==> flow/design.v <==
module decoder(
input [1:0]alu_fn,
output reg arith_enable,cmp_enable,logic_enable,shift_enable
);
always @(*) begin
        arith_enable=0;
        logic_enable=0;
        cmp_enable=0;
        shift_enable=0;
    case (alu_fn)
       2'b00: arith_enable=1;
       2'b01: logic_enable=1;
       2'b10: cmp_enable=1;
       2'b11: shift_enable=1;
    endcase
end
endmodule
module arith_unit#(parameter in_data_width=16,out_data_width=32)(
input signed [in_data_width-1:0]A,B,
input clk,rst,arith_enable,
input [1:0]alu_fn,
output  carry_out,
output reg arith_flag,
output reg signed[out_data_width-1:0]arith_out
);
assign carry_out=arith_out[in_data_width];
always @(posedge clk , negedge rst) begin
    if(!rst)begin
        arith_flag<=0;
        arith_out<=0;
    end
    else if(arith_enable) begin
        arith_flag<=1;
    case (alu_fn)
        2'b00: arith_out<=A + B;
        2'b01: arith_out<=A - B;
        2'b10: arith_out<=A * B;
        2'b11: arith_out<=(B == 0) ? 0 : A / B;
    endcase
    end
    else begin
        arith_flag<=0;
        arith_out<=0;
    end
end
endmodule
module logic_unit#(parameter in_data_width=16,out_data_width=16)(
input signed[in_data_width-1:0]  A,B,
input clk,rst,logic_enable,
input [1:0]alu_fn,
output reg logic_flag,
output reg [out_data_width-1:0]logic_out
);
reg logic_flag_next;
reg [out_data_width-1:0]logic_out_next;
always @(posedge clk , negedge rst) begin
    if(!rst)begin
        logic_out<=0;
        logic_flag<=0;
    end
    else begin
        logic_out<=logic_out_next;
        logic_flag<=logic_flag_next;
    end    
end
always @(*) begin
    if(logic_enable) begin
        logic_flag_next=1;
    case (alu_fn)
        2'b00: logic_out_next= A & B;
        2'b01: logic_out_next= A | B;
        2'b10: logic_out_next=~(A & B);
        2'b11: logic_out_next=~(A | B);
    endcase
    end
    else begin
        logic_flag_next=0;
        logic_out_next=0;
    end
end
endmodule
module cmp_unit#(parameter in_data_width=16,out_data_width=16)(
input [in_data_width-1:0]A,B,
input clk,rst,cmp_enable,
input [1:0]alu_fn,
output reg cmp_flag,
output reg [out_data_width-1:0]cmp_out
);
always @(posedge clk , negedge rst) begin
    if(!rst)begin
        cmp_out<=0;
        cmp_flag<=0;
    end
    else if(cmp_enable) begin
        cmp_flag<=1;
    case (alu_fn)
        2'b00: cmp_out<=0;
        2'b01: cmp_out<=(A==B)?1:0;
        2'b10: cmp_out<=(A>B)?2:0;
        2'b11: cmp_out<=(A<B)?3:0;
    endcase
    end
    else begin
        cmp_out<=0;
        cmp_flag<=0;
    end
end
endmodule
module shift_unit#(parameter in_data_width=16,out_data_width=16)(
input [in_data_width-1:0]A,B,
input clk,rst,shift_enable,
input [1:0]alu_fn,
output reg shift_flag,
output reg [out_data_width-1:0]shift_out
);
always @(posedge clk , negedge rst) begin
    if(!rst)begin
        shift_flag<=0;
        shift_out<=0;
    end
    else if(shift_enable) begin
        shift_flag<=1;
    case (alu_fn)
        2'b00: shift_out<=A>>1;
        2'b01: shift_out<=A<<1;
        2'b10: shift_out<=B>>1;
        2'b11: shift_out<=B<<1;
    endcase
    end
    else begin
        shift_flag<=0;
        shift_out<=0;
    end
end
endmodule
module parameterized_signed_alu #(parameter in_data_width=16,out_data_width=16,arith_out_data_width=32)(
input signed [in_data_width-1:0]A,B,
input clk,rst,
input [3:0]alu_fn,
output shift_flag,arith_flag,logic_flag,cmp_flag,carry_out,
output [out_data_width-1:0]shift_out,logic_out,cmp_out,
output signed[arith_out_data_width-1:0] arith_out
);
wire arith_enable,shift_enable,logic_enable,cmp_enable;
arith_unit dut0(
.A(A),
.B(B),
.clk(clk),
.rst(rst),
.arith_enable(arith_enable),
.alu_fn(alu_fn[1:0]),
.carry_out(carry_out),
.arith_flag(arith_flag),
.arith_out(arith_out)
);
logic_unit dut1(
.A(A),
.B(B),
.clk(clk),
.rst(rst),
.logic_enable(logic_enable),
.alu_fn(alu_fn[1:0]),
.logic_flag(logic_flag),
.logic_out(logic_out)
);
cmp_unit   dut2(
.A(A),
.B(B),
.clk(clk),
.rst(rst),
.cmp_enable(cmp_enable),
.alu_fn(alu_fn[1:0]),
.cmp_flag(cmp_flag),
.cmp_out(cmp_out)
);
shift_unit dut3(
.A(A),
.B(B),
.clk(clk),
.rst(rst),
.shift_enable(shift_enable),
.alu_fn(alu_fn[1:0]),
.shift_flag(shift_flag),
.shift_out(shift_out)
);
decoder dut4(
.alu_fn(alu_fn[3:2]),
.arith_enable(arith_enable),
.cmp_enable(cmp_enable),
.logic_enable(logic_enable),
.shift_enable(shift_enable)
);
endmodule
Memo
Re: synthesis data of parameterized_signed_alu

== Reports on parameterized_signed_alu ==
Tool output for the design above before and after an edit, in the order of the flow.
Lines under "before" count in the file above, lines under "after" in the edited file.
"difference": "after" minus "before" as printed here.
A cell with n/a has no value.

* Design top: parameterized_signed_alu
* Clock input: clk
* Standard-cell library: sky130hd
* Corner: tt_025C_1v80

== Edit of the RTL ==
The edit as a unified diff against the file above.
The edited RTL no longer does the same as the RTL above: the edit was made by script, with no optimisation intended.

<pre>
@@ -53,5 +53,5 @@
 );
 reg logic_flag_next;
-reg [out_data_width-1:0]logic_out_next;
+reg [out_data_width/2-1:0]logic_out_next;
 always @(posedge clk , negedge rst) begin
     if(!rst)begin
</pre>

== Word-level counts ==
Counts by Yosys on the flattened word-level netlist (proc, flatten, opt, wreduce; memories kept). Register bits leave out memories and registers merged into their read ports (data or address); mux counts leave out enables and synchronous resets folded into registers. Print and check cells are left out. Cells with the same type and inputs are merged into one.

{| class="wikitable"
|+ Storage and ports
! element !! before !! after !! difference
|-
| elaborated cells || 52 || 52 || 0
|-
| register bits || 84 || 76 || -8
|-
| input bits || 38 || 38 || 0
|}

{| class="wikitable"
|+ Cells by class
! element !! before !! after !! difference
|-
| reduce/logical cells || 7 || 7 || 0
|-
| eq/ne operators || 7 || 7 || 0
|-
| muxes and demuxes || 20 || 20 || 0
|-
| $mul || 1 || 1 || 0
|-
| div/mod/pow operators || 1 || 1 || 0
|-
| $add $sub $neg || 2 || 2 || 0
|-
| bitwise logic cells || 4 || 4 || 0
|-
| magnitude comparators || 2 || 2 || 0
|}

{| class="wikitable"
|+ Operators with widths
! operator !! before !! after !! difference
|-
| NOT 16 bit || 2 || 0 || -2
|-
| NOT 8 bit || 0 || 2 || +2
|-
| two-way mux 16 bit || 3 || 2 || -1
|-
| case mux 16 bit (select 4 bit) || 3 || 2 || -1
|-
| bitwise AND 16 bit || 1 || 0 || -1
|-
| bitwise OR 16 bit || 1 || 0 || -1
|-
| bitwise AND 8 bit || 0 || 1 || +1
|-
| two-way mux 8 bit || 0 || 1 || +1
|-
| bitwise OR 8 bit || 0 || 1 || +1
|-
| case mux 8 bit (select 4 bit) || 0 || 1 || +1
|}

Operator kinds equal on both sides are left out: 17.

== Logic depth ==
Yosys ltp: most cells in a row. Word level: on the elaborated netlist, between registers, memories and ports. Mapped: between sequential cells and ports; inverters and the memories' decode and read muxes count.

{| class="wikitable"
|+ Depth
! element !! before !! after !! difference
|-
| depth in word-level cells || 4 || 4 || 0
|-
| ABC_AREA || 0 || 0 || n/a
|-
| depth in mapped cells || 368 || 360 || -8
|}

== Netlist ==
Yosys stat after the flow's synthesis: flattened, memories mapped to cells. It holds for the ABC_AREA given above (unset counts as 0); a run with the other value may have another netlist.

{| class="wikitable"
|+ Cell types
! cell !! before !! after !! difference
|-
| sky130_fd_sc_hd__nor2_1 || 597 || 555 || -42
|-
| sky130_fd_sc_hd__nor3_1 || 151 || 187 || +36
|-
| sky130_fd_sc_hd__a31oi_1 || 59 || 94 || +35
|-
| sky130_fd_sc_hd__nand2_1 || 610 || 582 || -28
|-
| sky130_fd_sc_hd__mux2_2 || 74 || 47 || -27
|-
| sky130_fd_sc_hd__a21o_1 || 163 || 187 || +24
|-
| sky130_fd_sc_hd__and2_1 || 40 || 62 || +22
|-
| sky130_fd_sc_hd__a221oi_1 || 40 || 21 || -19
|-
| sky130_fd_sc_hd__inv_1 || 480 || 498 || +18
|-
| sky130_fd_sc_hd__and3_1 || 42 || 60 || +18
|-
| sky130_fd_sc_hd__xnor2_1 || 296 || 283 || -13
|-
| sky130_fd_sc_hd__o41ai_1 || 17 || 6 || -11
|-
| sky130_fd_sc_hd__nand3_1 || 120 || 130 || +10
|-
| sky130_fd_sc_hd__o211ai_1 || 54 || 64 || +10
|-
| sky130_fd_sc_hd__a21bo_2 || 13 || 3 || -10
|-
| sky130_fd_sc_hd__a211oi_1 || 48 || 57 || +9
|-
| sky130_fd_sc_hd__or2_2 || 45 || 36 || -9
|-
| sky130_fd_sc_hd__mux2i_1 || 33 || 42 || +9
|}

Cell types equal on both sides are left out: 11.
The list need not be complete.

{| class="wikitable"
|+ Synthesis totals
! element !! before !! after !! difference
|-
| mapped area (sq mm) || 0.0433641 || 0.0436869 || +0.0003228
|-
| flip-flops || 70 || 62 || -8
|-
| mapped cells || 5857 || 5929 || +72
|-
| area of sequential cells (sq mm) || 0.0017517 || 0.0015515 || -0.0002002
|-
| buffer cells || 224 || 238 || +14
|}

The figures by module come from a second, unflattened synthesis with its own total; it is not the netlist above.

{| class="wikitable"
|+ Second synthesis, totals
! element !! before !! after !! difference
|-
| cells (unflattened synthesis) || 5976 || 6057 || +81
|-
| area (unflattened synthesis) (sq mm) || 0.0442825 || 0.0444063 || +0.0001238
|}

Rows give one instance, submodules left out.

{| class="wikitable"
|+ By module, before
! module !! times used !! area (sq mm) !! seq. area (sq mm) !! cells
|-
| arith_unit || 1 || 0.0420729 || 0.0008258 || 5776
|-
| logic_unit || 1 || 0.000807 || 0.0004254 || 56
|-
| shift_unit || 1 || 0.000732 || 0.0004254 || 55
|-
| cmp_unit || 1 || 0.0006444 || 0.0000751 || 85
|-
| decoder || 1 || 0.0000263 || 0 || 4
|-
| parameterized_signed_alu || 1 || 0 || 0 || 0
|}

{| class="wikitable"
|+ By module, after
! module !! times used !! area (sq mm) !! seq. area (sq mm) !! cells
|-
| arith_unit || 1 || 0.0425195 || 0.0008258 || 5875
|-
| shift_unit || 1 || 0.000732 || 0.0004254 || 55
|-
| cmp_unit || 1 || 0.0006444 || 0.0000751 || 85
|-
| logic_unit || 1 || 0.0004842 || 0.0002252 || 38
|-
| decoder || 1 || 0.0000263 || 0 || 4
|-
| parameterized_signed_alu || 1 || 0 || 0 || 0
|}

== Worst setup path after synthesis ==
Source: OpenSTA report_checks on the synthesized netlist (no wires, ideal clock, input and output delay 20% of the period each), path of least setup slack; recovery checks are left aside. Register names are those of the netlist, which keeps one name where synthesis merged equal registers.

{| class="wikitable"
|+ Timing post-synthesis
! element !! before !! after !! difference
|-
| kind || input port to flip-flop || input port to flip-flop || n/a
|-
| start point || in B[0] || in B[0] || n/a
|-
| end point || reg dut0.arith_out[28] || reg dut0.arith_out[14] || n/a
|-
| stages on the path || 330 || 331 || +1
|-
| slack (ns) || -4.608 || -6.933 || -2.325
|-
| arrival time (ns) || 89.477 || 91.838 || +2.361
|-
| delay of the path (ns) || 72.609 || 74.934 || +2.325
|-
| library setup time (ns) || 0.132 || 0.096 || -0.036
|-
| period (ns) || 85.0 || 85.0 || 0.0
|-
| path buffers || 49 || 50 || +1
|-
| required time (ns) || 84.868 || 84.904 || +0.036
|-
| external input delay (ns) || 17.000 || 17.000 || 0.000
|-
| synthesis period reached (ns) || 89.608 || 91.933 || +2.325
|}

"delay of the path" = arrival - input delay + setup time.
"stages on the path" counts driving pins, that of a launching flip-flop among them; a cell with two outputs on the path counts twice.
"synthesis period reached" is the clock period less the worst setup slack; recovery checks do not enter. This is arithmetic on one report: input and output delays are still those of the set period (20% each).
The rows between start and end are the longest chain of elaborated cells between them; the timing report does not say that the signal goes this way. Where chains are equally long, one stands for them.
A line is the first line of the expression or statement that the cell stems from. Yosys adds cells for indexed reads and writes and turns some case tables into memories.
A register here has more assigning lines than the two given.

On the way, post-synthesis, before:
* Path through: sky130_fd_sc_hd__inv_1 -> sky130_fd_sc_hd__buf_1 -> sky130_fd_sc_hd__ha_1 -> sky130_fd_sc_hd__or4b_2 -> sky130_fd_sc_hd__a2111oi_0 -> sky130_fd_sc_hd__o211ai_1 -> sky130_fd_sc_hd__nand2_1 -> sky130_fd_sc_hd__nand2_1 -> sky130_fd_sc_hd__nor3_1 -> sky130_fd_sc_hd__nand3_1 -> sky130_fd_sc_hd__nor2_1 -> sky130_fd_sc_hd__o21ai_0 -> sky130_fd_sc_hd__nor2_1 -> sky130_fd_sc_hd__ha_1 -> sky130_fd_sc_hd__o21a_1 -> sky130_fd_sc_hd__o21ai_0 -> sky130_fd_sc_hd__nor2b_1 -> sky130_fd_sc_hd__or3_1 -> [294 not listed] -> sky130_fd_sc_hd__nor2_1 -> sky130_fd_sc_hd__a21oi_1 -> sky130_fd_sc_hd__ha_1 -> sky130_fd_sc_hd__a21boi_0 -> sky130_fd_sc_hd__o21a_1 -> sky130_fd_sc_hd__o21a_1 -> sky130_fd_sc_hd__o21a_1 -> sky130_fd_sc_hd__o21ai_0 -> sky130_fd_sc_hd__a211o_1 -> sky130_fd_sc_hd__o21ai_0 -> sky130_fd_sc_hd__a211oi_1 -> sky130_fd_sc_hd__ha_1 -> sky130_fd_sc_hd__and2_1 -> sky130_fd_sc_hd__nand4_1 -> sky130_fd_sc_hd__o41ai_1 -> sky130_fd_sc_hd__xor2_1 -> sky130_fd_sc_hd__a221oi_1 -> sky130_fd_sc_hd__nor2_1
* Cells in the longest elaborated chain: 4

{| class="wikitable"
|+ Ends and longest elaborated chain, post-synthesis, before
! element !! line !! text
|-
| start, declared || 137 || <nowiki>input signed [in_data_width-1:0]A,B,</nowiki>
|-
| divider 16 x 16 -> 32 bit || 38 || <nowiki>2'b11: arith_out<=(B == 0) ? 0 : A / B;</nowiki>
|-
| two-way mux 32 bit || 38 ||
|-
| case mux 32 bit (select 4 bit) || 34 || <nowiki>case (alu_fn)</nowiki>
|-
| two-way mux 32 bit || 32 || <nowiki>else if(arith_enable) begin</nowiki>
|-
| end, assigned || 35 || <nowiki>2'b00: arith_out<=A + B;</nowiki>
|-
| end, assigned || 36 || <nowiki>2'b01: arith_out<=A - B;</nowiki>
|-
| end, declared || 24 || <nowiki>output reg signed[out_data_width-1:0]arith_out</nowiki>
|}

On the way, post-synthesis, after:
* Path through: sky130_fd_sc_hd__clkbuf_1 -> sky130_fd_sc_hd__clkinv_1 -> sky130_fd_sc_hd__ha_1 -> sky130_fd_sc_hd__nor4b_4 -> sky130_fd_sc_hd__a41oi_1 -> sky130_fd_sc_hd__xnor2_1 -> sky130_fd_sc_hd__o211a_1 -> sky130_fd_sc_hd__buf_2 -> sky130_fd_sc_hd__buf_1 -> sky130_fd_sc_hd__nand3_1 -> sky130_fd_sc_hd__nor2_1 -> sky130_fd_sc_hd__nand2_1 -> sky130_fd_sc_hd__or2_2 -> sky130_fd_sc_hd__nor2_1 -> sky130_fd_sc_hd__ha_1 -> sky130_fd_sc_hd__nor4b_1 -> sky130_fd_sc_hd__nor2_1 -> sky130_fd_sc_hd__nand2_1 -> [295 not listed] -> sky130_fd_sc_hd__inv_1 -> sky130_fd_sc_hd__clkbuf_1 -> sky130_fd_sc_hd__mux2_2 -> sky130_fd_sc_hd__ha_1 -> sky130_fd_sc_hd__a21o_1 -> sky130_fd_sc_hd__a21o_1 -> sky130_fd_sc_hd__a21o_1 -> sky130_fd_sc_hd__a21o_1 -> sky130_fd_sc_hd__a21o_1 -> sky130_fd_sc_hd__a21oi_1 -> sky130_fd_sc_hd__o31ai_1 -> sky130_fd_sc_hd__a2111oi_0 -> sky130_fd_sc_hd__ha_1 -> sky130_fd_sc_hd__nand2_1 -> sky130_fd_sc_hd__nor4_1 -> sky130_fd_sc_hd__a31oi_1 -> sky130_fd_sc_hd__and2_1 -> sky130_fd_sc_hd__o31ai_1
* Cells in the longest elaborated chain: 4

{| class="wikitable"
|+ Ends and longest elaborated chain, post-synthesis, after
! element !! line !! text
|-
| start, declared || 137 || <nowiki>input signed [in_data_width-1:0]A,B,</nowiki>
|-
| divider 16 x 16 -> 32 bit || 38 || <nowiki>2'b11: arith_out<=(B == 0) ? 0 : A / B;</nowiki>
|-
| two-way mux 32 bit || 38 ||
|-
| case mux 32 bit (select 4 bit) || 34 || <nowiki>case (alu_fn)</nowiki>
|-
| two-way mux 32 bit || 32 || <nowiki>else if(arith_enable) begin</nowiki>
|-
| end, assigned || 35 || <nowiki>2'b00: arith_out<=A + B;</nowiki>
|-
| end, assigned || 36 || <nowiki>2'b01: arith_out<=A - B;</nowiki>
|-
| end, declared || 24 || <nowiki>output reg signed[out_data_width-1:0]arith_out</nowiki>
|}

== Path in the finished layout ==
Path of least setup slack in the final report of each run of set A (OpenROAD, finished layout, wires in). Where an end is a register, its clock arrival counts in the times.

{| class="wikitable"
|+ Timing post-layout
! element !! before !! after !! difference
|-
| kind || input port to flip-flop || input port to flip-flop || n/a
|-
| start point || in B[2] || in B[6] || n/a
|-
| end point || reg dut0.arith_out[11] || reg dut0.arith_out[29] || n/a
|-
| slack (ns) || 3.04 || 2.63 || -0.41
|-
| library setup time (ns) || 0.10 || 0.06 || -0.04
|-
| arrival time (ns) || 82.24 || 82.69 || +0.45
|-
| required time (ns) || 85.28 || 85.33 || +0.05
|-
| stages on the path || 315 || 320 || +5
|-
| period (ns) || 85.0 || 85.0 || 0.0
|-
| external input delay (ns) || 17.00 || 17.00 || 0.00
|-
| path buffers || 33 || 28 || -5
|}

The rows between start and end are the longest chain of elaborated cells between them; the timing report does not say that the signal goes this way. Where chains are equally long, one stands for them.
A register here has more assigning lines than the two given.

On the way, post-layout, before:
* Path through: sky130_fd_sc_hd__clkdlybuf4s50_1 -> sky130_fd_sc_hd__buf_4 -> sky130_fd_sc_hd__or3_1 -> sky130_fd_sc_hd__o41ai_1 -> sky130_fd_sc_hd__xnor2_1 -> sky130_fd_sc_hd__inv_1 -> sky130_fd_sc_hd__nand2_1 -> sky130_fd_sc_hd__nor3_2 -> sky130_fd_sc_hd__nand3_1 -> sky130_fd_sc_hd__nor2_1 -> sky130_fd_sc_hd__o21ai_0 -> sky130_fd_sc_hd__nor2_1 -> sky130_fd_sc_hd__ha_1 -> sky130_fd_sc_hd__o21a_1 -> sky130_fd_sc_hd__o21ai_0 -> sky130_fd_sc_hd__nor2b_1 -> sky130_fd_sc_hd__or3_1 -> sky130_fd_sc_hd__nor2_1 -> [279 not listed] -> sky130_fd_sc_hd__ha_1 -> sky130_fd_sc_hd__o21a_1 -> sky130_fd_sc_hd__o21a_1 -> sky130_fd_sc_hd__o21a_1 -> sky130_fd_sc_hd__o21ai_0 -> sky130_fd_sc_hd__a211o_1 -> sky130_fd_sc_hd__o21ai_0 -> sky130_fd_sc_hd__a211oi_2 -> sky130_fd_sc_hd__buf_4 -> sky130_fd_sc_hd__o2111a_1 -> sky130_fd_sc_hd__and2_4 -> sky130_fd_sc_hd__nand2_2 -> sky130_fd_sc_hd__o31ai_4 -> sky130_fd_sc_hd__xnor2_2 -> sky130_fd_sc_hd__buf_4 -> sky130_fd_sc_hd__a221oi_1 -> sky130_fd_sc_hd__a211oi_1 -> sky130_fd_sc_hd__buf_4
* Cells in the longest elaborated chain: 4

{| class="wikitable"
|+ Ends and longest elaborated chain, post-layout, before
! element !! line !! text
|-
| start, declared || 137 || <nowiki>input signed [in_data_width-1:0]A,B,</nowiki>
|-
| divider 16 x 16 -> 32 bit || 38 || <nowiki>2'b11: arith_out<=(B == 0) ? 0 : A / B;</nowiki>
|-
| two-way mux 32 bit || 38 ||
|-
| case mux 32 bit (select 4 bit) || 34 || <nowiki>case (alu_fn)</nowiki>
|-
| two-way mux 32 bit || 32 || <nowiki>else if(arith_enable) begin</nowiki>
|-
| end, assigned || 35 || <nowiki>2'b00: arith_out<=A + B;</nowiki>
|-
| end, assigned || 36 || <nowiki>2'b01: arith_out<=A - B;</nowiki>
|-
| end, declared || 24 || <nowiki>output reg signed[out_data_width-1:0]arith_out</nowiki>
|}

On the way, post-layout, after:
* Path through: sky130_fd_sc_hd__clkdlybuf4s50_1 -> sky130_fd_sc_hd__nor2_1 -> sky130_fd_sc_hd__buf_4 -> sky130_fd_sc_hd__a41oi_2 -> sky130_fd_sc_hd__xnor2_4 -> sky130_fd_sc_hd__o211a_1 -> sky130_fd_sc_hd__nand3_1 -> sky130_fd_sc_hd__nor2_2 -> sky130_fd_sc_hd__nand2_1 -> sky130_fd_sc_hd__or2_2 -> sky130_fd_sc_hd__nor2_1 -> sky130_fd_sc_hd__ha_1 -> sky130_fd_sc_hd__nor4b_2 -> sky130_fd_sc_hd__nor2_1 -> sky130_fd_sc_hd__nand2_1 -> sky130_fd_sc_hd__nor2_1 -> sky130_fd_sc_hd__ha_1 -> sky130_fd_sc_hd__o211ai_1 -> [284 not listed] -> sky130_fd_sc_hd__ha_1 -> sky130_fd_sc_hd__a21o_1 -> sky130_fd_sc_hd__a21o_1 -> sky130_fd_sc_hd__a21o_1 -> sky130_fd_sc_hd__a21o_1 -> sky130_fd_sc_hd__a21o_1 -> sky130_fd_sc_hd__a21o_1 -> sky130_fd_sc_hd__a21oi_1 -> sky130_fd_sc_hd__o31ai_1 -> sky130_fd_sc_hd__a2111oi_2 -> sky130_fd_sc_hd__buf_4 -> sky130_fd_sc_hd__nor3b_4 -> sky130_fd_sc_hd__and4_1 -> sky130_fd_sc_hd__buf_12 -> sky130_fd_sc_hd__a31oi_1 -> sky130_fd_sc_hd__xor2_1 -> sky130_fd_sc_hd__o22ai_1 -> sky130_fd_sc_hd__buf_4
* Cells in the longest elaborated chain: 4

{| class="wikitable"
|+ Ends and longest elaborated chain, post-layout, after
! element !! line !! text
|-
| start, declared || 137 || <nowiki>input signed [in_data_width-1:0]A,B,</nowiki>
|-
| divider 16 x 16 -> 32 bit || 38 || <nowiki>2'b11: arith_out<=(B == 0) ? 0 : A / B;</nowiki>
|-
| two-way mux 32 bit || 38 ||
|-
| case mux 32 bit (select 4 bit) || 34 || <nowiki>case (alu_fn)</nowiki>
|-
| two-way mux 32 bit || 32 || <nowiki>else if(arith_enable) begin</nowiki>
|-
| end, assigned || 35 || <nowiki>2'b00: arith_out<=A + B;</nowiki>
|-
| end, assigned || 36 || <nowiki>2'b01: arith_out<=A - B;</nowiki>
|-
| end, declared || 24 || <nowiki>output reg signed[out_data_width-1:0]arith_out</nowiki>
|}

== Layout results ==
Runs of the flow (Yosys, OpenROAD) on both versions; the two runs of a pair have the same settings. The constraints put input and output delay at 20% of the set period each and load the outputs with 0.01 pF.

Flow settings, set A:
* period_ns: 85.0
* CAP_MARGIN: 20
* CORE_MARGIN: 2
* CORE_UTILIZATION: 40
* SLEW_MARGIN: 20

{| class="wikitable"
|+ Final reports, set A
! element !! before !! after !! difference
|-
| setup slack of the worst path (ns) || 3.042 || 2.632 || -0.410
|-
| Yosys chip area after synthesis (sq mm) || 0.0433641 || 0.0436869 || +0.0003228
|-
| total negative slack (ns) || 0.000 || 0.000 || 0.000
|-
| utilization || 0.484 || 0.482 || -0.002
|-
| standard-cell area of the final layout (sq mm) || 0.0520049 || 0.0523214 || +0.0003165
|-
| overall die area (sq mm) || 0.111059 || 0.111877 || +0.000818
|-
| period achieved (ns) || 81.958 || 82.368 || +0.410
|}

Flow settings, set B:
* CELL_PAD_IN_SITES_GLOBAL_PLACEMENT: 0
* CORE_UTILIZATION: 21
* CTS_CLUSTER_SIZE: 25
* PLACE_DENSITY_LB_ADDON: 0.04
* SETUP_SLACK_MARGIN: -2.0
* period_ns: 92.0
* CAP_MARGIN: 20
* CORE_MARGIN: 2
* SLEW_MARGIN: 20

{| class="wikitable"
|+ Final reports, set B
! element !! before !! after !! difference
|-
| setup slack of the worst path (ns) || 2.842 || 2.367 || -0.475
|-
| Yosys chip area after synthesis (sq mm) || 0.0433641 || 0.0436869 || +0.0003228
|-
| total negative slack (ns) || 0.000 || 0.000 || 0.000
|-
| utilization || 0.256 || 0.254 || -0.002
|-
| standard-cell area of the final layout (sq mm) || 0.0525241 || 0.0525266 || +0.0000025
|-
| overall die area (sq mm) || 0.210144 || 0.211697 || +0.001553
|-
| period achieved (ns) || 89.158 || 89.633 || +0.475
|}

"period achieved" means the clock period less the worst setup slack. The figure is calculated, with input and output delays left at 20% of the set period.
